==> flow/design.v <==
module processor
(
	input wire clk_i,
	input wire rst_i,
	input wire stall_i,
	output wire [31:0] addr_o,
	input wire [31:0] data_i,
	output wire [31:0] data_o,
	output wire [3:0] data_w_o,
	output wire [2:0] data_mode_o,
	input wire [7:0] extio_in,
	output wire [7:0] extio_out
);
	wire stall_cpu; wire mwait_cpu; wire irq_cpu; wire irq_ack_cpu; wire exception_cpu; wire data_b_cpu; wire data_h_cpu; wire data_access_cpu;
	wire [31:0] irq_vector_cpu; wire [31:0] inst_addr_cpu; wire [31:0] inst_in_cpu; wire [31:0] data_addr_cpu; wire [31:0] data_in_cpu; wire [31:0] data_out_cpu;
	wire [3:0] data_w_cpu;
	assign data_mode_o = {data_b_cpu,data_h_cpu,data_access_cpu};
	datapath core
	(
		.clock(clk_i),
		.reset(rst_i),
		.stall(stall_cpu),
		.mwait(mwait_cpu),
		.irq_vector(irq_vector_cpu),
		.irq(irq_cpu),
		.irq_ack(irq_ack_cpu),
		.exception(exception_cpu),
		.inst_addr(inst_addr_cpu),
		.inst_in(inst_in_cpu),
		.data_addr(data_addr_cpu),
		.data_in(data_in_cpu),
		.data_out(data_out_cpu),
		.data_w(data_w_cpu),
		.data_b(data_b_cpu),
		.data_h(data_h_cpu),
		.data_access(data_access_cpu)
	);
	interrupt_controller int_control
	(
		.clock(clk_i),
		.reset(rst_i),
		.stall(stall_i),
		.stall_cpu(stall_cpu),
		.mwait_cpu(mwait_cpu),
		.irq_vector_cpu(irq_vector_cpu),
		.irq_cpu(irq_cpu),
		.irq_ack_cpu(irq_ack_cpu),
		.exception_cpu(exception_cpu),
		.inst_addr_cpu(inst_addr_cpu),
		.inst_in_cpu(inst_in_cpu),
		.data_addr_cpu(data_addr_cpu),
		.data_in_cpu(data_in_cpu),
		.data_out_cpu(data_out_cpu),
		.data_w_cpu(data_w_cpu),
		.data_access_cpu(data_access_cpu),
		.addr_mem(addr_o),
		.data_read_mem(data_i),
		.data_write_mem(data_o),
		.data_we_mem(data_w_o),
		.extio_in(extio_in),
		.extio_out(extio_out)
	);
endmodule
module datapath
(
	input wire clock,
	input wire reset,
	input wire stall,
	input wire mwait,
	input wire [31:0] irq_vector,
	input wire irq,
	output wire irq_ack,
	output wire exception,
	output wire [31:0] inst_addr,
	input wire [31:0] inst_in,
	output wire [31:0] data_addr,
	input wire [31:0] data_in,
	output reg [31:0] data_out,
	output reg [3:0] data_w,
	output wire data_b,
	output wire data_h,
	output wire data_access
);
	wire [31:0] inst_in_s; reg [31:0] data_in_s; reg [31:0] pc; reg [31:0] pc_last;
	reg [31:0] pc_last2; wire [31:0] pc_plus4; wire [31:0] pc_next;
	wire [31:0] result; wire [31:0] branch; wire [31:0] ext32b;
	wire [31:0] ext32h; wire [31:0] alu_src1; wire [31:0] alu_src2;
	wire [31:12] ext32;
	wire [6:0] opcode; wire [6:0] funct7;
	wire [2:0] funct3;
	wire [3:0] read_reg1; wire [3:0] read_reg2; wire [3:0] write_reg;
	wire [4:0] rs1; wire [4:0] rs2; wire [4:0] rd;
	wire [31:0] write_data; wire [31:0] read_data1; wire [31:0] read_data2;
	wire [31:0] imm_i; wire [31:0] imm_s; wire [31:0] imm_sb;
	wire [31:0] imm_uj; wire [31:0] branch_src1; wire [31:0] branch_src2;
	wire [31:12] imm_u;
	wire wreg; wire zero; wire less_than; wire branch_taken; wire jump_taken; reg stall_reg;
	wire irq_ack_s; reg irq_ack_s_dly; reg bds; wire data_access_s; reg data_access_s_dly;
	wire reg_write_ctl; wire alu_src1_ctl; wire sig_read_ctl; wire reg_to_mem; wire mem_to_reg; wire except;
	wire [1:0] jump_ctl; wire [1:0] mem_write_ctl; wire [1:0] mem_read_ctl;
	wire [2:0] alu_src2_ctl; wire [2:0] branch_ctl;
	wire [3:0] alu_op_ctl;
	reg [4:0] rs1_r; reg [4:0] rs2_r; reg [4:0] rd_r;
	reg [31:0] imm_i_r; reg [31:0] imm_s_r; reg [31:0] imm_sb_r; reg [31:0] imm_uj_r;
	reg [31:12] imm_u_r;
	reg reg_write_ctl_r; reg alu_src1_ctl_r; reg sig_read_ctl_r; reg reg_to_mem_r; reg mem_to_reg_r;
	reg [1:0] jump_ctl_r; reg [1:0] mem_write_ctl_r; reg [1:0] mem_read_ctl_r;
	reg [2:0] alu_src2_ctl_r; reg [2:0] branch_ctl_r;
	reg [3:0] alu_op_ctl_r;
	always @(posedge clock or posedge reset) begin
		if (reset == 1'b1) begin
			pc <= {32{1'b0}};
			pc_last <= {32{1'b0}};
			pc_last2 <= {32{1'b0}};
		end else begin
			if (stall == 1'b0) begin
				pc <= pc_next;
				pc_last <= pc;
				pc_last2 <= pc_last;
			end
		end
	end
	assign pc_plus4 = pc + 4;
	assign pc_next = (irq == 1'b1 && irq_ack_s == 1'b1) || except == 1'b1 ? 
	irq_vector : branch_taken == 1'b1 || jump_taken == 1'b1 ? 
	branch : data_access_s == 1'b1 ?
	pc_last : pc_plus4;
	assign irq_ack_s = irq == 1'b1 && bds == 1'b0 && branch_taken == 1'b0 && jump_taken == 1'b0 && reg_to_mem_r == 1'b0 && mem_to_reg_r == 1'b0 ? 1'b1 : 1'b0;
	assign irq_ack = irq_ack_s_dly;
	assign exception = except == 1'b1 ? 1'b1 : 1'b0;
	always @(posedge clock or posedge reset) begin
		if (reset == 1'b1) begin
			irq_ack_s_dly <= 1'b0;
			bds <= 1'b0;
			data_access_s_dly <= 1'b0;
			stall_reg <= 1'b0;
		end else begin
			stall_reg <= stall;
			if (stall == 1'b0) begin
				data_access_s_dly <= data_access_s;
				if (mwait == 1'b0) begin
					irq_ack_s_dly <= irq_ack_s;
					if (branch_taken == 1'b1 || jump_taken == 1'b1) begin
						bds <= 1'b1;
					end
					else begin
						bds <= 1'b0;
					end
				end
			end
		end
	end
	assign inst_in_s = data_access_s == 1'b1 || except == 1'b1 || branch_taken == 1'b1 || 
		jump_taken == 1'b1 || bds == 1'b1 || irq_ack_s == 1'b1 ? 32'h00000000 : 
		{inst_in[7:0],inst_in[15:8],inst_in[23:16],inst_in[31:24]};
	assign opcode = inst_in_s[6:0];
	assign funct3 = inst_in_s[14:12];
	assign funct7 = inst_in_s[31:25];
	assign rd = inst_in_s[11:7];
	assign rs1 = inst_in_s[19:15];
	assign rs2 = inst_in_s[24:20];
	assign imm_i = {ext32[31:12],inst_in_s[31:20]};
	assign imm_s = {ext32[31:12],inst_in_s[31:25],inst_in_s[11:7]};
	assign imm_sb = {ext32[31:13],inst_in_s[31],inst_in_s[7],inst_in_s[30:25],inst_in_s[11:8],1'b0};
	assign imm_u = inst_in_s[31:12];
	assign imm_uj = {ext32[31:21],inst_in_s[31],inst_in_s[19:12],inst_in_s[20],inst_in_s[30:21],1'b0};
	assign ext32 = inst_in_s[31] == 1'b1 ? {20{1'b1}} : {20{1'b0}};
	control control_unit
	(
		.opcode(opcode),
		.funct3(funct3),
		.funct7(funct7),
		.reg_write(reg_write_ctl),
		.alu_src1(alu_src1_ctl),
		.alu_src2(alu_src2_ctl),
		.alu_op(alu_op_ctl),
		.jump(jump_ctl),
		.branch(branch_ctl),
		.mem_write(mem_write_ctl),
		.mem_read(mem_read_ctl),
		.sig_read(sig_read_ctl)
	);
	assign reg_to_mem = mem_write_ctl != 2'b00 ? 1'b1 : 1'b0;
	assign mem_to_reg = mem_read_ctl != 2'b00 ? 1'b1 : 1'b0;
	always @(posedge clock or posedge reset) begin
		if (reset == 1'b1) begin
			rd_r <= {5{1'b0}};
			rs1_r <= {5{1'b0}};
			rs2_r <= {5{1'b0}};
			imm_i_r <= {32{1'b0}};
			imm_s_r <= {32{1'b0}};
			imm_sb_r <= {32{1'b0}};
			imm_u_r <= {20{1'b0}};
			imm_uj_r <= {32{1'b0}};
			reg_write_ctl_r <= 1'b0;
			alu_src1_ctl_r <= 1'b0;
			alu_src2_ctl_r <= {3{1'b0}};
			alu_op_ctl_r <= {4{1'b0}};
			jump_ctl_r <= {2{1'b0}};
			branch_ctl_r <= {3{1'b0}};
			mem_write_ctl_r <= {2{1'b0}};
			mem_read_ctl_r <= {2{1'b0}};
			sig_read_ctl_r <= 1'b0;
			reg_to_mem_r <= 1'b0;
			mem_to_reg_r <= 1'b0;
		end else begin
			if (stall == 1'b0 && mwait == 1'b0) begin
				rd_r <= rd;
				rs1_r <= rs1;
				rs2_r <= rs2;
				imm_i_r <= imm_i;
				imm_s_r <= imm_s;
				imm_sb_r <= imm_sb;
				imm_u_r <= imm_u;
				imm_uj_r <= imm_uj;
				reg_write_ctl_r <= reg_write_ctl;
				alu_src1_ctl_r <= alu_src1_ctl;
				alu_src2_ctl_r <= alu_src2_ctl;
				alu_op_ctl_r <= alu_op_ctl;
				jump_ctl_r <= jump_ctl;
				branch_ctl_r <= branch_ctl;
				mem_write_ctl_r <= mem_write_ctl;
				mem_read_ctl_r <= mem_read_ctl;
				sig_read_ctl_r <= sig_read_ctl;
				reg_to_mem_r <= reg_to_mem;
				mem_to_reg_r <= mem_to_reg;
			end
		end
	end
	reg_bank register_bank
	(
		.clock(clock),
		.read_reg1(read_reg1),
		.read_reg2(read_reg2),
		.write_reg(write_reg),
		.wreg(wreg),
		.write_data(write_data),
		.read_data1(read_data1),
		.read_data2(read_data2)
	);
	assign read_reg1 = rs1_r[3:0];
	assign read_reg2 = rs2_r[3:0];
	assign write_reg = rd_r[3:0];
	assign wreg = (reg_write_ctl_r | mem_to_reg_r) &  ~mwait &  ~stall_reg;
	alu alu
	(
		.op1(alu_src1),
		.op2(alu_src2),
		.alu_op(alu_op_ctl_r),
		.result(result),
		.zero(zero),
		.less_than(less_than)
	);
	assign alu_src1 = alu_src1_ctl_r == 1'b0 ? read_data1 : pc_last2;
	assign alu_src2 = alu_src2_ctl_r == 3'b000 ? {imm_u_r,12'h000} : alu_src2_ctl_r == 3'b001 ? 
		imm_i_r : alu_src2_ctl_r == 3'b010 ? imm_s_r : alu_src2_ctl_r == 3'b011 ? 
		pc : alu_src2_ctl_r == 3'b100 ? {24'h000000,3'b000,rs2_r} : read_data2;
	assign branch_src1 = jump_ctl_r == 2'b11 ? read_data1 : pc_last2;
	assign branch_src2 = jump_ctl_r == 2'b10 ? imm_uj_r : jump_ctl_r == 2'b11 ? imm_i_r : imm_sb_r;
	assign branch = branch_src1 + branch_src2;
	assign branch_taken = (zero == 1'b1 && branch_ctl_r == 3'b001) || 
		(zero == 1'b0 && branch_ctl_r == 3'b010) || (less_than == 1'b1 && branch_ctl_r == 3'b011) || 
		(less_than == 1'b0 && branch_ctl_r == 3'b100) || (less_than == 1'b1 && branch_ctl_r == 3'b101) || 
		(less_than == 1'b0 && branch_ctl_r == 3'b110) ? 1'b1 : 1'b0;
	assign except = branch_ctl_r == 3'b111 ? 1'b1 : 1'b0;
	assign jump_taken = jump_ctl_r != 2'b00 ? 1'b1 : 1'b0;
	assign inst_addr = pc;
	assign data_addr = result;
	assign data_b = mem_read_ctl_r == 2'b01 || mem_write_ctl_r == 2'b01 ? 1'b1 : 1'b0;
	assign data_h = mem_read_ctl_r == 2'b10 || mem_write_ctl_r == 2'b10 ? 1'b1 : 1'b0;
	assign data_access_s = reg_to_mem_r == 1'b1 || mem_to_reg_r == 1'b1 ? 1'b1 : 1'b0;
	assign data_access = data_access_s == 1'b1 && data_access_s_dly == 1'b0 ? 1'b1 : 1'b0;
	always @(mem_write_ctl_r, result, read_data2) begin
		case (mem_write_ctl_r)
		2'b11 : begin
			data_out <= {read_data2[7:0],read_data2[15:8],read_data2[23:16],read_data2[31:24]};
			data_w <= 4'b1111;
		end
		2'b01 : begin
			data_out <= {read_data2[7:0],read_data2[7:0],read_data2[7:0],read_data2[7:0]};
			case (result[1:0])
			2'b11 : begin data_w <= 4'b0001; end
			2'b10 : begin data_w <= 4'b0010; end
			2'b01 : begin data_w <= 4'b0100; end
			default : begin data_w <= 4'b1000; end
			endcase
		end
		2'b10 : begin
			data_out <= {read_data2[7:0],read_data2[15:8],read_data2[7:0],read_data2[15:8]};
			case (result[1])
			1'b1 : begin data_w <= 4'b0011; end
			default : begin data_w <= 4'b1100; end
			endcase
			end
		default : begin
			data_out <= {read_data2[7:0],read_data2[15:8],read_data2[23:16],read_data2[31:24]};
			data_w <= 4'b0000;
		end
		endcase
	end
	always @(mem_read_ctl_r, result, data_in) begin
		case (mem_read_ctl_r)
		2'b01 : begin
			case (result[1:0])
			2'b11 : begin data_in_s <= {24'h000000,data_in[7:0]}; end
			2'b10 : begin data_in_s <= {24'h000000,data_in[15:8]}; end
			2'b01 : begin data_in_s <= {24'h000000,data_in[23:16]}; end
			default : begin data_in_s <= {24'h000000,data_in[31:24]}; end
			endcase
		end
		2'b10 : begin
			case (result[1])
			1'b1 : begin data_in_s <= {16'h0000,data_in[7:0],data_in[15:8]}; end
			default : begin data_in_s <= {16'h0000,data_in[23:16],data_in[31:24]}; end
			endcase
		end
		default : begin
			data_in_s <= {data_in[7:0],data_in[15:8],data_in[23:16],data_in[31:24]};
		end
		endcase
	end
	assign ext32b = (data_in_s[7] == 1'b0 || sig_read_ctl_r == 1'b0) ? 
		{24'h000000,data_in_s[7:0]} : {24'hffffff,data_in_s[7:0]};
	assign ext32h = (data_in_s[15] == 1'b0 || sig_read_ctl_r == 1'b0) ? 
		{16'h0000,data_in_s[15:0]} : {16'hffff,data_in_s[15:0]};
	assign write_data = mem_read_ctl_r == 2'b11 ? data_in_s : mem_read_ctl_r == 2'b01 ? 
		ext32b : mem_read_ctl_r == 2'b10 ? ext32h : jump_taken == 1'b1 ? 
		pc_last : result;
endmodule
module control
(
	input wire [6:0] opcode,
	input wire [2:0] funct3,
	input wire [6:0] funct7,
	output reg reg_write,
	output reg alu_src1,
	output reg [2:0] alu_src2,
	output reg [3:0] alu_op,
	output reg [1:0] jump,
	output reg [2:0] branch,
	output reg [1:0] mem_write,
	output reg [1:0] mem_read,
	output reg sig_read
);
	always @(opcode, funct3, funct7) begin
		case (opcode)			 
		7'b0110111 : begin		 
			reg_write <= 1'b1;
			alu_src1 <= 1'b0;
			alu_src2 <= 3'b000;
			alu_op <= 4'b0110;
			jump <= 2'b00;
			branch <= 3'b000;
			mem_write <= 2'b00;
			mem_read <= 2'b00;
			sig_read <= 1'b0;
		end
		7'b0010111 : begin		 
			reg_write <= 1'b1;
			alu_src1 <= 1'b1;
			alu_src2 <= 3'b000;
			alu_op <= 4'b0100;
			jump <= 2'b00;
			branch <= 3'b000;
			mem_write <= 2'b00;
			mem_read <= 2'b00;
			sig_read <= 1'b0;
		end
		7'b1101111 : begin		 
			reg_write <= 1'b1;
			alu_src1 <= 1'b0;
			alu_src2 <= 3'b011;
			alu_op <= 4'b0110;
			jump <= 2'b10;
			branch <= 3'b000;
			mem_write <= 2'b00;
			mem_read <= 2'b00;
			sig_read <= 1'b0;
		end
		7'b1100111 : begin		 
			reg_write <= 1'b1;
			alu_src1 <= 1'b0;
			alu_src2 <= 3'b011;
			alu_op <= 4'b0110;
			jump <= 2'b11;
			branch <= 3'b000;
			mem_write <= 2'b00;
			mem_read <= 2'b00;
			sig_read <= 1'b0;
		end
		7'b1100011 : begin		 
			case (funct3)
			3'b000 : begin		 
				reg_write <= 1'b0;
				alu_src1 <= 1'b0;
				alu_src2 <= 3'b101;
				alu_op <= 4'b0101;
				jump <= 2'b00;
				branch <= 3'b001;
				mem_write <= 2'b00;
				mem_read <= 2'b00;
				sig_read <= 1'b0;
			end
			3'b001 : begin		 
				reg_write <= 1'b0;
				alu_src1 <= 1'b0;
				alu_src2 <= 3'b101;
				alu_op <= 4'b0101;
				jump <= 2'b00;
				branch <= 3'b010;
				mem_write <= 2'b00;
				mem_read <= 2'b00;
				sig_read <= 1'b0;
			end
			3'b100 : begin		 
				reg_write <= 1'b0;
				alu_src1 <= 1'b0;
				alu_src2 <= 3'b101;
				alu_op <= 4'b0111;
				jump <= 2'b00;
				branch <= 3'b011;
				mem_write <= 2'b00;
				mem_read <= 2'b00;
				sig_read <= 1'b0;
			end
			3'b101 : begin		 
				reg_write <= 1'b0;
				alu_src1 <= 1'b0;
				alu_src2 <= 3'b101;
				alu_op <= 4'b0111;
				jump <= 2'b00;
				branch <= 3'b100;
				mem_write <= 2'b00;
				mem_read <= 2'b00;
				sig_read <= 1'b0;
			end
			3'b110 : begin		 
				reg_write <= 1'b0;
				alu_src1 <= 1'b0;
				alu_src2 <= 3'b101;
				alu_op <= 4'b1000;
				jump <= 2'b00;
				branch <= 3'b101;
				mem_write <= 2'b00;
				mem_read <= 2'b00;
				sig_read <= 1'b0;
			end
			3'b111 : begin		 
				reg_write <= 1'b0;
				alu_src1 <= 1'b0;
				alu_src2 <= 3'b101;
				alu_op <= 4'b1000;
				jump <= 2'b00;
				branch <= 3'b110;
				mem_write <= 2'b00;
				mem_read <= 2'b00;
				sig_read <= 1'b0;
			end
			default : begin
				reg_write <= 1'b0;
				alu_src1 <= 1'b0;
				alu_src2 <= 3'b000;
				alu_op <= 4'b0000;
				jump <= 2'b00;
				branch <= 3'b000;
				mem_write <= 2'b00;
				mem_read <= 2'b00;
				sig_read <= 1'b0;
			end
			endcase
		end
		7'b0000011 : begin		 
			case (funct3)
			3'b000 : begin		 
				reg_write <= 1'b1;
				alu_src1 <= 1'b0;
				alu_src2 <= 3'b001;
				alu_op <= 4'b0100;
				jump <= 2'b00;
				branch <= 3'b000;
				mem_write <= 2'b00;
				mem_read <= 2'b01;
				sig_read <= 1'b1;
			end
			3'b001 : begin		 
				reg_write <= 1'b1;
				alu_src1 <= 1'b0;
				alu_src2 <= 3'b001;
				alu_op <= 4'b0100;
				jump <= 2'b00;
				branch <= 3'b000;
				mem_write <= 2'b00;
				mem_read <= 2'b10;
				sig_read <= 1'b1;
			end
			3'b010 : begin		 
				reg_write <= 1'b1;
				alu_src1 <= 1'b0;
				alu_src2 <= 3'b001;
				alu_op <= 4'b0100;
				jump <= 2'b00;
				branch <= 3'b000;
				mem_write <= 2'b00;
				mem_read <= 2'b11;
				sig_read <= 1'b1;
			end
			3'b100 : begin		 
				reg_write <= 1'b1;
				alu_src1 <= 1'b0;
				alu_src2 <= 3'b001;
				alu_op <= 4'b0100;
				jump <= 2'b00;
				branch <= 3'b000;
				mem_write <= 2'b00;
				mem_read <= 2'b01;
				sig_read <= 1'b0;
			end
			3'b101 : begin		 
				reg_write <= 1'b1;
				alu_src1 <= 1'b0;
				alu_src2 <= 3'b001;
				alu_op <= 4'b0100;
				jump <= 2'b00;
				branch <= 3'b000;
				mem_write <= 2'b00;
				mem_read <= 2'b10;
				sig_read <= 1'b0;
			end
			default : begin
				reg_write <= 1'b0;
				alu_src1 <= 1'b0;
				alu_src2 <= 3'b000;
				alu_op <= 4'b0000;
				jump <= 2'b00;
				branch <= 3'b000;
				mem_write <= 2'b00;
				mem_read <= 2'b00;
				sig_read <= 1'b0;
			end
			endcase
		end
		7'b0100011 : begin		 
			case (funct3)
			3'b000 : begin		 
				reg_write <= 1'b0;
				alu_src1 <= 1'b0;
				alu_src2 <= 3'b010;
				alu_op <= 4'b0100;
				jump <= 2'b00;
				branch <= 3'b000;
				mem_write <= 2'b01;
				mem_read <= 2'b00;
				sig_read <= 1'b0;
			end
			3'b001 : begin		 
				reg_write <= 1'b0;
				alu_src1 <= 1'b0;
				alu_src2 <= 3'b010;
				alu_op <= 4'b0100;
				jump <= 2'b00;
				branch <= 3'b000;
				mem_write <= 2'b10;
				mem_read <= 2'b00;
				sig_read <= 1'b0;
			end
			3'b010 : begin		 
				reg_write <= 1'b0;
				alu_src1 <= 1'b0;
				alu_src2 <= 3'b010;
				alu_op <= 4'b0100;
				jump <= 2'b00;
				branch <= 3'b000;
				mem_write <= 2'b11;
				mem_read <= 2'b00;
				sig_read <= 1'b0;
			end
			default : begin
				reg_write <= 1'b0;
				alu_src1 <= 1'b0;
				alu_src2 <= 3'b000;
				alu_op <= 4'b0000;
				jump <= 2'b00;
				branch <= 3'b000;
				mem_write <= 2'b00;
				mem_read <= 2'b00;
				sig_read <= 1'b0;
			end
			endcase
		end
		7'b0010011 : begin		 
			case (funct3)
			3'b000 : begin		 
				reg_write <= 1'b1;
				alu_src1 <= 1'b0;
				alu_src2 <= 3'b001;
				alu_op <= 4'b0100;
				jump <= 2'b00;
				branch <= 3'b000;
				mem_write <= 2'b00;
				mem_read <= 2'b00;
				sig_read <= 1'b0;
			end
			3'b010 : begin		 
				reg_write <= 1'b1;
				alu_src1 <= 1'b0;
				alu_src2 <= 3'b001;
				alu_op <= 4'b0111;
				jump <= 2'b00;
				branch <= 3'b000;
				mem_write <= 2'b00;
				mem_read <= 2'b00;
				sig_read <= 1'b0;
			end
			3'b011 : begin		 
				reg_write <= 1'b1;
				alu_src1 <= 1'b0;
				alu_src2 <= 3'b001;
				alu_op <= 4'b1000;
				jump <= 2'b00;
				branch <= 3'b000;
				mem_write <= 2'b00;
				mem_read <= 2'b00;
				sig_read <= 1'b0;
			end
			3'b100 : begin		 
				reg_write <= 1'b1;
				alu_src1 <= 1'b0;
				alu_src2 <= 3'b001;
				alu_op <= 4'b0010;
				jump <= 2'b00;
				branch <= 3'b000;
				mem_write <= 2'b00;
				mem_read <= 2'b00;
				sig_read <= 1'b0;
			end
			3'b110 : begin		 
				reg_write <= 1'b1;
				alu_src1 <= 1'b0;
				alu_src2 <= 3'b001;
				alu_op <= 4'b0001;
				jump <= 2'b00;
				branch <= 3'b000;
				mem_write <= 2'b00;
				mem_read <= 2'b00;
				sig_read <= 1'b0;
			end
			3'b111 : begin		 
				reg_write <= 1'b1;
				alu_src1 <= 1'b0;
				alu_src2 <= 3'b001;
				alu_op <= 4'b0000;
				jump <= 2'b00;
				branch <= 3'b000;
				mem_write <= 2'b00;
				mem_read <= 2'b00;
				sig_read <= 1'b0;
			end
			3'b001 : begin		 
				reg_write <= 1'b1;
				alu_src1 <= 1'b0;
				alu_src2 <= 3'b100;
				alu_op <= 4'b1001;
				jump <= 2'b00;
				branch <= 3'b000;
				mem_write <= 2'b00;
				mem_read <= 2'b00;
				sig_read <= 1'b0;
			end
			3'b101 : begin
				case (funct7)
				7'b0000000 : begin	 
					reg_write <= 1'b1;
					alu_src1 <= 1'b0;
					alu_src2 <= 3'b100;
					alu_op <= 4'b1010;
					jump <= 2'b00;
					branch <= 3'b000;
					mem_write <= 2'b00;
					mem_read <= 2'b00;
					sig_read <= 1'b0;
				end
				7'b0100000 : begin	 
					reg_write <= 1'b1;
					alu_src1 <= 1'b0;
					alu_src2 <= 3'b100;
					alu_op <= 4'b1100;
					jump <= 2'b00;
					branch <= 3'b000;
					mem_write <= 2'b00;
					mem_read <= 2'b00;
					sig_read <= 1'b0;
				end
				default : begin
					reg_write <= 1'b0;
					alu_src1 <= 1'b0;
					alu_src2 <= 3'b000;
					alu_op <= 4'b0000;
					jump <= 2'b00;
					branch <= 3'b000;
					mem_write <= 2'b00;
					mem_read <= 2'b00;
					sig_read <= 1'b0;
				end
				endcase
			end
			default : begin
				reg_write <= 1'b0;
				alu_src1 <= 1'b0;
				alu_src2 <= 3'b000;
				alu_op <= 4'b0000;
				jump <= 2'b00;
				branch <= 3'b000;
				mem_write <= 2'b00;
				mem_read <= 2'b00;
				sig_read <= 1'b0;
			end
			endcase
		end
		7'b0110011 : begin		 
			case (funct3)
			3'b000 : begin
				case (funct7)
				7'b0000000 : begin
				reg_write <= 1'b1;
				alu_src1 <= 1'b0;
				alu_src2 <= 3'b101;
				alu_op <= 4'b0100;
				jump <= 2'b00;
				branch <= 3'b000;
				mem_write <= 2'b00;
				mem_read <= 2'b00;
				sig_read <= 1'b0;
				end
				7'b0100000 : begin
				reg_write <= 1'b1;
				alu_src1 <= 1'b0;
				alu_src2 <= 3'b101;
				alu_op <= 4'b0101;
				jump <= 2'b00;
				branch <= 3'b000;
				mem_write <= 2'b00;
				mem_read <= 2'b00;
				sig_read <= 1'b0;
				end
				default : begin
				reg_write <= 1'b0;
				alu_src1 <= 1'b0;
				alu_src2 <= 3'b000;
				alu_op <= 4'b0000;
				jump <= 2'b00;
				branch <= 3'b000;
				mem_write <= 2'b00;
				mem_read <= 2'b00;
				sig_read <= 1'b0;
				end
				endcase
			end
			3'b001 : begin			 
				reg_write <= 1'b1;
				alu_src1 <= 1'b0;
				alu_src2 <= 3'b101;
				alu_op <= 4'b1001;
				jump <= 2'b00;
				branch <= 3'b000;
				mem_write <= 2'b00;
				mem_read <= 2'b00;
				sig_read <= 1'b0;
			end
			3'b010 : begin			 
				reg_write <= 1'b1;
				alu_src1 <= 1'b0;
				alu_src2 <= 3'b101;
				alu_op <= 4'b0111;
				jump <= 2'b00;
				branch <= 3'b000;
				mem_write <= 2'b00;
				mem_read <= 2'b00;
				sig_read <= 1'b0;
			end
			3'b011 : begin			 
				reg_write <= 1'b1;
				alu_src1 <= 1'b0;
				alu_src2 <= 3'b101;
				alu_op <= 4'b1000;
				jump <= 2'b00;
				branch <= 3'b000;
				mem_write <= 2'b00;
				mem_read <= 2'b00;
				sig_read <= 1'b0;
			end
			3'b100 : begin			 
				reg_write <= 1'b1;
				alu_src1 <= 1'b0;
				alu_src2 <= 3'b101;
				alu_op <= 4'b0010;
				jump <= 2'b00;
				branch <= 3'b000;
				mem_write <= 2'b00;
				mem_read <= 2'b00;
				sig_read <= 1'b0;
			end
			3'b101 : begin
				case (funct7)		
				7'b0000000 : begin	 
					reg_write <= 1'b1;
					alu_src1 <= 1'b0;
					alu_src2 <= 3'b101;
					alu_op <= 4'b1010;
					jump <= 2'b00;
					branch <= 3'b000;
					mem_write <= 2'b00;
					mem_read <= 2'b00;
					sig_read <= 1'b0;
				end
				7'b0100000 : begin	 
					reg_write <= 1'b1;
					alu_src1 <= 1'b0;
					alu_src2 <= 3'b101;
					alu_op <= 4'b1100;
					jump <= 2'b00;
					branch <= 3'b000;
					mem_write <= 2'b00;
					mem_read <= 2'b00;
					sig_read <= 1'b0;
				end
				default : begin
					reg_write <= 1'b0;
					alu_src1 <= 1'b0;
					alu_src2 <= 3'b000;
					alu_op <= 4'b0000;
					jump <= 2'b00;
					branch <= 3'b000;
					mem_write <= 2'b00;
					mem_read <= 2'b00;
					sig_read <= 1'b0;
				end
				endcase
			end
			3'b110 : begin			 
				reg_write <= 1'b1;
				alu_src1 <= 1'b0;
				alu_src2 <= 3'b101;
				alu_op <= 4'b0001;
				jump <= 2'b00;
				branch <= 3'b000;
				mem_write <= 2'b00;
				mem_read <= 2'b00;
				sig_read <= 1'b0;
			end
			3'b111 : begin			 
				reg_write <= 1'b1;
				alu_src1 <= 1'b0;
				alu_src2 <= 3'b101;
				alu_op <= 4'b0000;
				jump <= 2'b00;
				branch <= 3'b000;
				mem_write <= 2'b00;
				mem_read <= 2'b00;
				sig_read <= 1'b0;
			end
			default : begin
				reg_write <= 1'b0;
				alu_src1 <= 1'b0;
				alu_src2 <= 3'b000;
				alu_op <= 4'b0000;
				jump <= 2'b00;
				branch <= 3'b000;
				mem_write <= 2'b00;
				mem_read <= 2'b00;
				sig_read <= 1'b0;
			end
			endcase
		end
		7'b1110011 : begin		 
			reg_write <= 1'b0;
			alu_src1 <= 1'b0;
			alu_src2 <= 3'b000;
			alu_op <= 4'b0000;
			jump <= 2'b00;
			branch <= 3'b111;
			mem_write <= 2'b00;
			mem_read <= 2'b00;
			sig_read <= 1'b0;
		end
		default : begin
			reg_write <= 1'b0;
			alu_src1 <= 1'b0;
			alu_src2 <= 3'b000;
			alu_op <= 4'b0000;
			jump <= 2'b00;
			branch <= 3'b000;
			mem_write <= 2'b00;
			mem_read <= 2'b00;
			sig_read <= 1'b0;
		end
		endcase
	end
endmodule
module reg_bank
(
	input wire clock,
	input wire [3:0] read_reg1,
	input wire [3:0] read_reg2,
	input wire [3:0] write_reg,
	input wire wreg,
	input wire [31:0] write_data,
	output wire [31:0] read_data1,
	output wire [31:0] read_data2
);
	reg [31:0] registers[0:15];
	always @(posedge clock) begin
		if (write_reg != 4'b0000 && wreg == 1'b1) begin
			registers[write_reg] <= write_data;
		end
	end
	assign read_data1 = read_reg1 != 4'b0000 ? registers[read_reg1] : {32{1'b0}};
	assign read_data2 = read_reg2 != 4'b0000 ? registers[read_reg2] : {32{1'b0}};
endmodule
module alu
(
	input wire [31:0] op1,
	input wire [31:0] op2,
	input wire [3:0] alu_op,
	output wire [31:0] result,
	output wire zero,
	output wire less_than
);
	reg [31:0] r; wire [31:0] shift;
	wire [4:0] shift_op2;
	wire [32:0] addsub;
	wire less; wire lshift; wire logical;
	always @(op1, op2, alu_op, addsub, less, shift_op2, shift) begin
		case (alu_op)
		4'b0000 : begin r <= op1 & op2; end
		4'b0001 : begin r <= op1 | op2; end
		4'b0010 : begin r <= op1 ^ op2; end
		4'b0100, 4'b0101 : begin r <= addsub[31:0]; end
		4'b0110 : begin r <= op2; end
		4'b0111,4'b1000 : begin r <= {28'h0000000,3'b000,less}; end
		default : begin r <= shift; end
		endcase
	end
	assign addsub = alu_op > 4'b0100 ? ({1'b0,op1}) - ({1'b0,op2}) : ({1'b0,op1}) + ({1'b0,op2});
	assign less = op1[31] == op2[31] || alu_op == 4'b1000 ? addsub[32] : op1[31];
	assign less_than = less;
	assign zero =  ~(r[31] | r[30] | r[29] | r[28] | r[27] | r[26] | 
		r[25] | r[24] | r[23] | r[22] | r[21] | r[20] | r[19] | 
		r[18] | r[17] | r[16] | r[15] | r[14] | r[13] | r[12] | 
		r[11] | r[10] | r[9] | r[8] | r[7] | r[6] | r[5] | r[4] | 
		r[3] | r[2] | r[1] | r[0]);
	assign shift_op2 = op2[4:0];
	assign lshift = alu_op[0] == 1'b1 ? 1'b1 : 1'b0;
	assign logical = alu_op[2] == 1'b0 ? 1'b1 : 1'b0;
	bshift barrel_shifter
	(
		.lshift(lshift),
		.logical(logical),
		.shift(shift_op2),
		.in(op1),
		.out(shift)
	);
	assign result = r;
endmodule
module bshift
(
	input wire lshift,
	input wire logical,
	input wire [4:0] shift,
	input wire [31:0] in,
	output wire [31:0] out
);
	wire [31:0] shift1l; wire [31:0] shift2l; wire [31:0] shift4l; wire [31:0] shift8l; wire [31:0] shift16l;
	wire [31:0] shift1r; wire [31:0] shift2r; wire [31:0] shift4r; wire [31:0] shift8r; wire [31:0] shift16r;
	wire [31:16] fill;
	assign fill = logical == 1'b0 ? {16{in[31]}} : 16'h0000;
	assign shift1l = shift[0] == 1'b1 ? {in[30:0],1'b0} : in;
	assign shift2l = shift[1] == 1'b1 ? {shift1l[29:0],2'b00} : shift1l;
	assign shift4l = shift[2] == 1'b1 ? {shift2l[27:0],4'h0} : shift2l;
	assign shift8l = shift[3] == 1'b1 ? {shift4l[23:0],8'h00} : shift4l;
	assign shift16l = shift[4] == 1'b1 ? {shift8l[15:0],16'h0000} : shift8l;
	assign shift1r = shift[0] == 1'b1 ? {fill[31],in[31:1]} : in;
	assign shift2r = shift[1] == 1'b1 ? {fill[31:30],shift1r[31:2]} : shift1r;
	assign shift4r = shift[2] == 1'b1 ? {fill[31:28],shift2r[31:4]} : shift2r;
	assign shift8r = shift[3] == 1'b1 ? {fill[31:24],shift4r[31:8]} : shift4r;
	assign shift16r = shift[4] == 1'b1 ? {fill[31:16],shift8r[31:16]} : shift8r;
	assign out = lshift == 1'b0 ? shift16r : shift16l;
endmodule
module interrupt_controller
(
	input wire clock,
	input wire reset,
	input wire stall,
	output wire stall_cpu,
	output wire mwait_cpu,
	output wire [31:0] irq_vector_cpu,
	output wire irq_cpu,
	input wire irq_ack_cpu,
	input wire exception_cpu,
	input wire [31:0] inst_addr_cpu,
	output wire [31:0] inst_in_cpu,
	input wire [31:0] data_addr_cpu,
	output wire [31:0] data_in_cpu,
	input wire [31:0] data_out_cpu,
	input wire [3:0] data_w_cpu,
	input wire data_access_cpu,
	output wire [31:0] addr_mem,
	input wire [31:0] data_read_mem,
	output wire [31:0] data_write_mem,
	output wire [3:0] data_we_mem,
	input wire [7:0] extio_in,
	output wire [7:0] extio_out
);
	wire [7:0] irq_cause; reg [7:0] irq_mask_reg; reg [7:0] irq_status_reg; reg [7:0] extio_out_reg;
	reg [31:0] periph_data; reg [31:0] irq_vector_reg; reg [31:0] irq_epc_reg; reg [31:0] inst_reg;
	wire interrupt; reg irq; reg data_access_cpu_dly;
	parameter [2:0] irq_idle = 0, irq_int = 1, irq_req = 2, irq_ackn = 3, irq_done = 4;
	reg [2:0] pulse_state;
	reg [2:0] pulse_next_state;
	wire periph_access; reg periph_access_dly; wire periph_access_we;
	wire [3:0] data_we_mem_s;
	always @(posedge clock or posedge reset) begin
		if (reset == 1'b1) begin
			periph_data <= {32{1'b0}};
		end else begin
			if (periph_access == 1'b1) begin
			case (data_addr_cpu[7:4])
			4'b0000 : begin periph_data <= irq_vector_reg; end			 
			4'b0001 : begin periph_data <= {irq_cause[7:0],24'h000000}; end		 
			4'b0010 : begin periph_data <= {irq_mask_reg[7:0],24'h000000}; end	 
			4'b0011 : begin periph_data <= {irq_status_reg,24'h000000}; end		 
			4'b0100 : begin 							 
				periph_data <= {irq_epc_reg[7:0],irq_epc_reg[15:8],irq_epc_reg[23:16],irq_epc_reg[31:24]};
			end
			4'b1000 : begin periph_data <= {extio_in,24'h000000}; end		 
			4'b1001 : begin periph_data <= {extio_out_reg,24'h000000}; end		 
			default : begin periph_data <= data_read_mem; end
			endcase
			end
		end
	end
	assign inst_in_cpu = data_access_cpu == 1'b0 ? data_read_mem : inst_reg;
	assign data_in_cpu = periph_access_dly == 1'b0 ? data_read_mem : periph_data;
	always @(posedge clock or posedge reset) begin
		if (reset == 1'b1) begin
			irq_vector_reg <= {32{1'b0}};
			irq_mask_reg <= {8{1'b0}};
			irq_status_reg <= {8{1'b0}};
			extio_out_reg <= {8{1'b0}};
		end else begin
			if (periph_access == 1'b1 && periph_access_we == 1'b1) begin
				case (data_addr_cpu[7:4])
				4'b0000 : begin				 
					irq_vector_reg <= {data_out_cpu[7:0],data_out_cpu[15:8],data_out_cpu[23:16],data_out_cpu[31:24]};
				end
				4'b0010 : begin				 
					irq_mask_reg <= data_out_cpu[31:24];
				end
				4'b0011 : begin				 
					irq_status_reg <= data_out_cpu[31:24];
				end
				4'b1001 : begin				 
					extio_out_reg <= data_out_cpu[31:24];
				end
				default : begin
				end
				endcase
			end
			if (irq_ack_cpu == 1'b1 || exception_cpu == 1'b1) begin
				irq_status_reg[0] <= 1'b0;		 
			end
		end
	end
	always @(posedge clock or posedge reset) begin
		if (reset == 1'b1) begin
			irq_epc_reg <= 32'h00000000;
		end else begin
			if (((irq == 1'b1 && irq_ack_cpu == 1'b0) || exception_cpu == 1'b1)) begin
				irq_epc_reg <= inst_addr_cpu;
			end
		end
	end
	always @(posedge clock or posedge reset) begin
		if (reset == 1'b1) begin
			pulse_state <= irq_idle;
			pulse_next_state <= irq_idle;
			irq <= 1'b0;
		end else begin
			if (stall == 1'b0) begin
				pulse_state <= pulse_next_state;
				case (pulse_state)
				irq_idle : begin
					if (interrupt == 1'b1 && irq_status_reg[0] == 1'b1) begin
						pulse_next_state <= irq_int;
					end
				end
				irq_int : begin
					irq <= 1'b1;
					pulse_next_state <= irq_req;
				end
				irq_req : begin
					if (irq_ack_cpu == 1'b1) begin
						irq <= 1'b0;
						pulse_next_state <= irq_ackn;
					end
				end
				irq_ackn : begin
					pulse_next_state <= irq_done;
				end
				irq_done : begin
					if (irq_status_reg[0] == 1'b1) begin
						pulse_next_state <= irq_idle;
					end
				end
				default : begin
					pulse_next_state <= irq_idle;
				end
				endcase
			end
		end
	end
	always @(posedge clock or posedge reset) begin
		if (reset == 1'b1) begin
			periph_access_dly <= 1'b0;
			data_access_cpu_dly <= 1'b0;
			inst_reg <= {32{1'b0}};
		end else begin
			if (stall == 1'b0) begin
				periph_access_dly <= periph_access;
				data_access_cpu_dly <= data_access_cpu;
				if ((data_access_cpu == 1'b0)) begin
					inst_reg <= data_read_mem;
				end
			end
		end
	end
	assign periph_access = data_addr_cpu[31:27] == 5'b11110 && data_access_cpu == 1'b1 ? 1'b1 : 1'b0;
	assign periph_access_we = periph_access <= 1'b1 && data_w_cpu != 4'b0000 ? 1'b1 : 1'b0;
	assign addr_mem = data_access_cpu == 1'b1 ? data_addr_cpu : inst_addr_cpu;
	assign data_write_mem = data_out_cpu;
	assign data_we_mem_s = data_access_cpu == 1'b1 && periph_access == 1'b0 ? data_w_cpu : 4'b0000;
	assign data_we_mem = data_we_mem_s;
	assign mwait_cpu = data_access_cpu == 1'b1 && data_access_cpu_dly == 1'b0 ? 1'b1 : 1'b0;
	assign stall_cpu = stall;
	assign interrupt = (irq_cause & irq_mask_reg) == 16'h0000 ? 1'b0 : 1'b1;
	assign irq_cause = extio_in;
	assign irq_cpu = irq;
	assign irq_vector_cpu = irq_vector_reg;
	assign extio_out = extio_out_reg;
endmodule
==> reports on processor <==
== From RTL to reports: processor ==
Module processor before and after one edit of its RTL, step after step.
"before" refers to lines of the RTL above, "after" to lines of the edited file.
"difference": "after" minus "before" as printed here.
Operators carry their Yosys type and port widths (W data, S select, Z words).
Cell names lack the library's common part.
Not given: -
Set-up
  top: processor
  clock input: clk_i
  standard-cell library: sky130hd
  timing corner: tt_025C_1v80

== The edit ==
Unified diff, file above to edited file.
This change comes from a script, not from a designer. The edited design behaves differently; no optimisation was intended.
begin of diff
@@ -134,7 +134,5 @@
 			bds <= 1'b0;
 			data_access_s_dly <= 1'b0;
-			stall_reg <= 1'b0;
 		end else begin
-			stall_reg <= stall;
 			if (stall == 1'b0) begin
 				data_access_s_dly <= data_access_s;
@@ -151,4 +149,5 @@
 		end
 	end
+	always @(*) stall_reg = stall;
 	assign inst_in_s = data_access_s == 1'b1 || except == 1'b1 || branch_taken == 1'b1 || 
 		jump_taken == 1'b1 || bds == 1'b1 || irq_ack_s == 1'b1 ? 32'h00000000 : 
end of diff

== Word level ==
Counts by Yosys on the flattened word-level netlist (proc, flatten, opt, wreduce; memories kept). Register bits leave out memories and registers merged into their read ports (data or address). Print and check cells are left out.
Yosys's memory passes give these memory sizes; they may raise the number of words (mostly to a power of two), join words into wider ones and drop unused or constant bits.
Bit counts
  bits in registers: before 441, after 440, difference -1
  RAM bits: before 512, after 512, difference 0
  memories: before 1, after 1, difference 0
  input bits: before 43, after 43, difference 0
  elaborated cells: before 363, after 361, difference -2
Memories
  words x width with read and write ports: before core.register_bank.registers 16 x 32 bit 2R1W, after core.register_bank.registers 16 x 32 bit 2R1W
Cells by class
  $add $sub $neg: before 4, after 4, difference 0
  $lt $le $gt $ge: before 2, after 2, difference 0
  equal/unequal tests: before 62, after 62, difference 0
  muxes and demuxes: before 112, after 112, difference 0
  bitwise gates (word level): before 55, after 54, difference -1
  reductions and logical operators: before 88, after 88, difference 0
Operators with widths
  $not A1 Y1: before 17, after 16, difference -1
  $mux W32: before 36, after 36, difference 0
  $or A1 B1 Y1: before 32, after 32, difference 0
  $mux W1: before 28, after 28, difference 0
  $logic_and A1 B1 Y1: before 22, after 22, difference 0
  $logic_or A1 B1 Y1: before 20, after 20, difference 0
  $reduce_or A2 Y1: before 12, after 12, difference 0
  $eq A3 B3 Y1 const B: before 10, after 10, difference 0
  $mux W3: before 9, after 9, difference 0
  $eq A2 B2 Y1 const B: before 8, after 8, difference 0
  $eq A3 B2 Y1 const B: before 8, after 8, difference 0
  $reduce_and A2 Y1: before 6, after 6, difference 0
  $reduce_bool A2 Y1: before 6, after 6, difference 0
  $eq A4 B3 Y1 const B: before 5, after 5, difference 0
  $pmux W1 S2: before 5, after 5, difference 0
  $eq A3 B1 Y1 const B: before 4, after 4, difference 0
  $eq A7 B6 Y1 const B: before 4, after 4, difference 0
  $eq A7 B7 Y1 const B: before 4, after 4, difference 0
  $reduce_bool A4 Y1: before 4, after 4, difference 0
  $eq A2 B1 Y1 const B: before 3, after 3, difference 0
  $eq A4 B2 Y1 const B: before 3, after 3, difference 0
  $eq A4 B4 Y1 const B: before 3, after 3, difference 0
  $logic_not A3 Y1: before 3, after 3, difference 0
  $mux W4: before 3, after 3, difference 0
  $pmux W2 S3: before 3, after 3, difference 0
  $pmux W4 S3: before 3, after 3, difference 0
  $reduce_or A6 Y1: before 3, after 3, difference 0
  $and A1 B1 Y1: before 2, after 2, difference 0
The list need not be complete.

== Longest topological paths ==
Longest topological path by Yosys (ltp), each cell counted once; first at word level (registers and memories cut), then after technology mapping (sequential cells cut; the memories' decode and read muxes count).
Logic depth
  word-level depth: before 67, after 67, difference 0
  ABC_AREA: before 0, after 0
  gate-level depth with buffers: before 39, after 39, difference 0
  depth with buffers taken out: before 28, after 29, difference +1

== After synthesis ==
Yosys stat after the flow's synthesis: flattened, memories mapped to cells. It holds for the ABC_AREA given above (unset counts as 0); a run with the other value may have another netlist.
Mapped netlist
  standard cells after synthesis: before 4783, after 4734, difference -49
  synthesis area (um2): before 53550.1, after 53465.0, difference -85.1
  flip-flops: before 826, after 825, difference -1
Cells by type
  o21ai_0: before 306, after 227, difference -79
  a21oi_1: before 278, after 328, difference +50
  mux2_2: before 204, after 244, difference +40
  nor2_1: before 255, after 294, difference +39
  nand2_1: before 489, after 453, difference -36
  a211oi_1: before 73, after 44, difference -29
  a221oi_1: before 40, after 66, difference +26
  a222oi_1: before 60, after 38, difference -22
  o211ai_1: before 68, after 49, difference -19
  o31ai_1: before 39, after 57, difference +18
  a21boi_0: before 26, after 9, difference -17
  o21ai_1: before 23, after 7, difference -16
  buf_4: before 31, after 16, difference -15
  a2111oi_0: before 18, after 33, difference +15
  a21o_1: before 45, after 31, difference -14
  mux2i_1: before 191, after 204, difference +13
  o21a_1: before 31, after 18, difference -13
  nor4_1: before 20, after 7, difference -13
The list need not be complete.
The figures by module come from a second, unflattened synthesis with its own total; it is not the netlist above.
Unflattened totals
  cell total of the unflattened synthesis: before 4861, after 4841, difference -20
  area (unflattened synthesis) (um2): before 53322.4, after 53209.8, difference -112.6
Rows give one instance, submodules left out.
Modules, before
  reg_bank: instances 1, cells 1169, area 22036.1 um2
  datapath: instances 1, cells 1623, area 12739.7 um2
  interrupt_controller: instances 1, cells 661, area 8281.7 um2
  alu: instances 1, cells 787, area 5341.4 um2
  bshift: instances 1, cells 527, area 4361.7 um2
  control: instances 1, cells 91, area 539.3 um2
  processor: instances 1, cells 3, area 22.5 um2
Modules, after
  reg_bank: instances 1, cells 1169, area 22036.1 um2
  datapath: instances 1, cells 1603, area 12627.1 um2
  interrupt_controller: instances 1, cells 661, area 8281.7 um2
  alu: instances 1, cells 787, area 5341.4 um2
  bshift: instances 1, cells 527, area 4361.7 um2
  control: instances 1, cells 91, area 539.3 um2
  processor: instances 1, cells 3, area 22.5 um2

== Path before layout ==
Path of least setup slack by OpenSTA after synthesis, without wires, with an ideal clock, recovery checks aside; 20% of the period is set as input and as output delay. Where synthesis merged equal registers, the netlist keeps one of their names.
Timing path after synthesis
  kind: before reg-to-output, after reg-to-output
  from: before register core.imm_u_r[22], after register core.rs2_r[1]
  to: before output data_w_o[2], after output data_w_o[0]
  period (ps): before 12000, after 12000, difference 0
  external output delay (ps): before 2400, after 2400, difference 0
  data arrival time (ps): before 7306, after 6856, difference -450
  required time (ps): before 9600, after 9600, difference 0
  slack (ps): before 2294, after 2744, difference +450
  delay of the path (ps): before 7306, after 6856, difference -450
  driving pins on the path: before 35, after 30, difference -5
  synthesis period reached (ps): before 9706, after 9256, difference -450
"delay of the path" = arrival - input delay + setup time.
At an output port there is no setup time.
"driving pins on the path" counts driving pins, that of a launching flip-flop among them; a cell with two outputs on the path counts twice.
"synthesis period reached" = period - worst setup slack (recovery checks aside). The figure is calculated, with input and output delays left at 20% of the set period.
Between the ends stands the longest chain of elaborated cells between them, by number of cells; it is not shown to be the way that was timed. Of several equally long chains one is given.
Each line given opens the expression or statement behind the cell; cells for indexed reads and writes are added by Yosys, which also makes memories of some case tables.
A memory read counts as a cell of the chain, while the word-level depth stops at memories.
On the way, after synthesis, before
  cell sequence: dfrtp_1 buf_4 buf_6 buf_4 buf_6 mux4_2 a22oi_1 o31ai_2 o21ai_1 inv_2 nor2_1 clkbuf_1 buf_1 and3_1 and2_1 clkbuf_1 nor2_1 xnor2_1 ha_1 a211oi_1 nand2_1 a2111o_1 a41oi_1 o211ai_1 a41o_1 a2111o_1 a311oi_1 nor2_1 mux2i_1 a21oi_2 clkbuf_1 nand2_1 nand2_1 a21oi_1 nor2_1
  length of the longest elaborated chain: 10
  elaborated cells between the ends (all ways): 17
  those cells by class: 2 x add/sub; 4 x eq/ne; 8 x mux; 1 x logic; 2 x reduce/logical
Ends and longest elaborated chain, after synthesis, before
  from (decl): RTL line 105  | reg [31:12] imm_u_r;
  from (assign): RTL line 193  | imm_u_r <= {20{1'b0}};
  from (assign): RTL line 214  | imm_u_r <= imm_u;
  $mux W32: RTL line 255  | assign alu_src2 = alu_src2_ctl_r == 3'b000 ? {imm_u_r,12'h000} : alu_src2_ctl_r == 3'b001 ?
  $add A32 B32 Y33: RTL line 943  | assign addsub = alu_op > 4'b0100 ? ({1'b0,op1}) - ({1'b0,op2}) : ({1'b0,op1}) + ({1'b0,op2});
  $mux W33: RTL line 943
  $pmux W32 S6: RTL line 933  | case (alu_op)
  $eq A5 B5 Y1: RTL line 1136  | assign periph_access = data_addr_cpu[31:27] == 5'b11110 && data_access_cpu == 1'b1 ? 1'b1 : 1'b0;
  $logic_and A1 B1 Y1: RTL line 1136
  $mux W1: RTL line 1136
  $not A1 Y1: RTL line 1140  | assign data_we_mem_s = data_access_cpu == 1'b1 && periph_access == 1'b0 ? data_w_cpu : 4'b0000;
  $logic_and A1 B1 Y1: RTL line 1140
  $mux W4: RTL line 1140
  to (decl): RTL line 9  | output wire [3:0] data_w_o,
Some nets on the timed path still bear RTL names; the line given drives or declares the net.
Named nets, after synthesis, before
  data_o[27]: RTL line 8  | output wire [31:0] data_o,
On the way, after synthesis, after
  cell sequence: dfrtp_1 buf_6 buf_6 mux2i_1 nand2_1 a32o_1 buf_2 o31ai_4 buf_6 buf_6 clkbuf_1 buf_1 ha_1 nand3_1 nor2_1 a21oi_1 xnor2_1 ha_1 a21o_1 a221oi_1 a21boi_0 a2111oi_0 nor4b_1 o41ai_1 o21a_1 or4b_2 nand3_1 nor4_1 nand2b_1 nor2_1
  length of the longest elaborated chain: 20
  elaborated cells between the ends (all ways): 41
  those cells by class: 2 x add/sub; 5 x eq/ne; 25 x mux; 4 x logic; 4 x reduce/logical; 1 x memory
Ends and longest elaborated chain, after synthesis, after
  from (decl): RTL line 103  | reg [4:0] rs1_r; reg [4:0] rs2_r; reg [4:0] rd_r;
  from (assign): RTL line 188  | rs2_r <= {5{1'b0}};
  from (assign): RTL line 209  | rs2_r <= rs2;
  $mem_v2 Z16 W32: RTL line 909  | reg [31:0] registers[0:15];
  $mux W32: RTL line 916  | assign read_data2 = read_reg2 != 4'b0000 ? registers[read_reg2] : {32{1'b0}};
  $mux W32: RTL line 256  | pc : alu_src2_ctl_r == 3'b100 ? {24'h000000,3'b000,rs2_r} : read_data2;
  $mux W32 x2: RTL line 255  | imm_i_r : alu_src2_ctl_r == 3'b010 ? imm_s_r : alu_src2_ctl_r == 3'b011 ?
  $mux W32 x2: RTL line 254  | assign alu_src2 = alu_src2_ctl_r == 3'b000 ? {imm_u_r,12'h000} : alu_src2_ctl_r == 3'b001 ?
  $mux W32: RTL line 980  | assign shift1r = shift[0] == 1'b1 ? {fill[31],in[31:1]} : in;
  $mux W32: RTL line 981  | assign shift2r = shift[1] == 1'b1 ? {fill[31:30],shift1r[31:2]} : shift1r;
  [... 4 more ...]
  $pmux W32 S6: RTL line 932  | case (alu_op)
  $eq A5 B5 Y1: RTL line 1135  | assign periph_access = data_addr_cpu[31:27] == 5'b11110 && data_access_cpu == 1'b1 ? 1'b1 : 1'b0;
  $logic_and A1 B1 Y1: RTL line 1135
  $mux W1: RTL line 1135
  $not A1 Y1: RTL line 1139  | assign data_we_mem_s = data_access_cpu == 1'b1 && periph_access == 1'b0 ? data_w_cpu : 4'b0000;
  $logic_and A1 B1 Y1: RTL line 1139
  $mux W4: RTL line 1139
  to (decl): RTL line 9  | output wire [3:0] data_w_o,

== Timing after layout ==
Path of least setup slack in the final report of the runs of pair 1 (OpenROAD, finished layout, wires in). Where an end is a register, its clock arrival counts in the times.
The path's times are printed in steps of 10 ps; the period is the one set.
Timing path after layout
  kind: before reg-to-output, after reg-to-output
  from: before register core.imm_u_r[22], after register core.rs1_r[0]
  to: before output data_w_o[2], after output data_w_o[1]
  period (ps): before 11900, after 11900, difference 0
  external output delay (ps): before 2380, after 2380, difference 0
  data arrival time (ps): before 9030, after 9080, difference +50
  required time (ps): before 9520, after 9520, difference 0
  slack (ps): before 490, after 440, difference -50
  driving pins on the path: before 28, after 22, difference -6
Between the ends stands the longest chain of elaborated cells between them, by number of cells; it is not shown to be the way that was timed. Of several equally long chains one is given.
A memory read counts as a cell of the chain, while the word-level depth stops at memories.
On the way, after layout, before
  cell sequence: dfrtp_4 buf_4 nor2_1 buf_4 a31oi_4 buf_4 a21o_2 buf_6 ha_1 nand2_1 o21ai_0 fa_1 a211oi_1 o21ai_0 a2111o_1 a41oi_2 o211ai_1 a41o_1 a2111o_1 a311oi_1 nor2_1 mux2i_1 a21oi_2 nand2_1 nand2_1 a21oi_1 nor2_1 clkdlybuf4s50_1
  length of the longest elaborated chain: 10
  elaborated cells between the ends (all ways): 17
  those cells by class: 2 x add/sub; 4 x eq/ne; 8 x mux; 1 x logic; 2 x reduce/logical
Ends and longest elaborated chain, after layout, before
  from (decl): RTL line 105  | reg [31:12] imm_u_r;
  from (assign): RTL line 193  | imm_u_r <= {20{1'b0}};
  from (assign): RTL line 214  | imm_u_r <= imm_u;
  $mux W32: RTL line 255  | assign alu_src2 = alu_src2_ctl_r == 3'b000 ? {imm_u_r,12'h000} : alu_src2_ctl_r == 3'b001 ?
  $add A32 B32 Y33: RTL line 943  | assign addsub = alu_op > 4'b0100 ? ({1'b0,op1}) - ({1'b0,op2}) : ({1'b0,op1}) + ({1'b0,op2});
  $mux W33: RTL line 943
  $pmux W32 S6: RTL line 933  | case (alu_op)
  $eq A5 B5 Y1: RTL line 1136  | assign periph_access = data_addr_cpu[31:27] == 5'b11110 && data_access_cpu == 1'b1 ? 1'b1 : 1'b0;
  $logic_and A1 B1 Y1: RTL line 1136
  $mux W1: RTL line 1136
  $not A1 Y1: RTL line 1140  | assign data_we_mem_s = data_access_cpu == 1'b1 && periph_access == 1'b0 ? data_w_cpu : 4'b0000;
  $logic_and A1 B1 Y1: RTL line 1140
  $mux W4: RTL line 1140
  to (decl): RTL line 9  | output wire [3:0] data_w_o,
On the way, after layout, after
  cell sequence: dfrtp_4 nor3_1 or3_1 o221ai_1 ha_1 fa_1 a211oi_1 o21bai_1 a2111oi_0 nor3b_1 o2111ai_1 a21oi_1 o211ai_1 a21oi_1 mux2i_1 a21oi_1 nor2_1 buf_4 a21o_1 a21oi_1 nor2_1 clkdlybuf4s50_1
  length of the longest elaborated chain: 17
  elaborated cells between the ends (all ways): 38
  those cells by class: 2 x add/sub; 5 x eq/ne; 22 x mux; 4 x logic; 4 x reduce/logical; 1 x memory
Ends and longest elaborated chain, after layout, after
  from (decl): RTL line 103  | reg [4:0] rs1_r; reg [4:0] rs2_r; reg [4:0] rd_r;
  from (assign): RTL line 187  | rs1_r <= {5{1'b0}};
  from (assign): RTL line 208  | rs1_r <= rs1;
  $mem_v2 Z16 W32: RTL line 909  | reg [31:0] registers[0:15];
  $mux W32: RTL line 915  | assign read_data1 = read_reg1 != 4'b0000 ? registers[read_reg1] : {32{1'b0}};
  $mux W32: RTL line 253  | assign alu_src1 = alu_src1_ctl_r == 1'b0 ? read_data1 : pc_last2;
  $mux W16: RTL line 974  | assign fill = logical == 1'b0 ? {16{in[31]}} : 16'h0000;
  $mux W32: RTL line 980  | assign shift1r = shift[0] == 1'b1 ? {fill[31],in[31:1]} : in;
  $mux W32: RTL line 981  | assign shift2r = shift[1] == 1'b1 ? {fill[31:30],shift1r[31:2]} : shift1r;
  $mux W32: RTL line 982  | assign shift4r = shift[2] == 1'b1 ? {fill[31:28],shift2r[31:4]} : shift2r;
  [... 3 more ...]
  $pmux W32 S6: RTL line 932  | case (alu_op)
  $eq A5 B5 Y1: RTL line 1135  | assign periph_access = data_addr_cpu[31:27] == 5'b11110 && data_access_cpu == 1'b1 ? 1'b1 : 1'b0;
  $logic_and A1 B1 Y1: RTL line 1135
  $mux W1: RTL line 1135
  $not A1 Y1: RTL line 1139  | assign data_we_mem_s = data_access_cpu == 1'b1 && periph_access == 1'b0 ? data_w_cpu : 4'b0000;
  $logic_and A1 B1 Y1: RTL line 1139
  $mux W4: RTL line 1139
  to (decl): RTL line 9  | output wire [3:0] data_w_o,

== Flow runs ==
Runs of the flow (Yosys, OpenROAD) on both versions; the two runs of a pair have the same settings. The constraints put input and output delay at 20% of the set period each and load the outputs with 0.01 pF.
Flow settings, pair 1
  CORE_UTILIZATION: 40
  period_ns: 11.9
  CAP_MARGIN: 20
  CORE_MARGIN: 2
  SLEW_MARGIN: 20
Final reports, pair 1
  post-synthesis cell area (um2): before 53550.1, after 53465.0, difference -85.1
  overall die area (um2): before 136819.0, after 136604.0, difference -215.0
  final design utilization: before 0.457, after 0.456, difference -0.001
  worst setup slack after layout (ps): before 492, after 441, difference -51
  setup total negative slack (ps): before 0, after 0, difference 0
  worst hold slack (ps): before 475, after 492, difference +17
  power consumption (uW): before 10136, after 16648, difference +6512
  period reached (ps): before 11408, after 11459, difference +51
Flow settings, pair 2
  CORE_UTILIZATION: 38
  CTS_CLUSTER_DIAMETER: 152
  CTS_CLUSTER_SIZE: 96
  GPL_ROUTABILITY_DRIVEN: 0
  PLACE_DENSITY_LB_ADDON: 0.11
  SETUP_SLACK_MARGIN: 3.05
  SLEW_MARGIN: 10
  TNS_END_PERCENT: 70
  period_ns: 10.3
  CAP_MARGIN: 20
  CORE_MARGIN: 2
Final reports, pair 2
  post-synthesis cell area (um2): before 53550.1, after 53465.0, difference -85.1
  overall die area (um2): before 143941.0, after 143713.0, difference -228.0
  final design utilization: before 0.442, after 0.474, difference +0.032
  worst setup slack after layout (ps): before 805, after 980, difference +175
  setup total negative slack (ps): before 0, after 0, difference 0
  worst hold slack (ps): before 480, after 522, difference +42
  power consumption (uW): before 10473, after 21346, difference +10873
  period reached (ps): before 9495, after 9320, difference -175
"period reached" = clock period - worst setup slack. The figure is calculated, with input and output delays left at 20% of the set period.
"power consumption" is the tool's figure for a default switching activity; nothing was simulated.
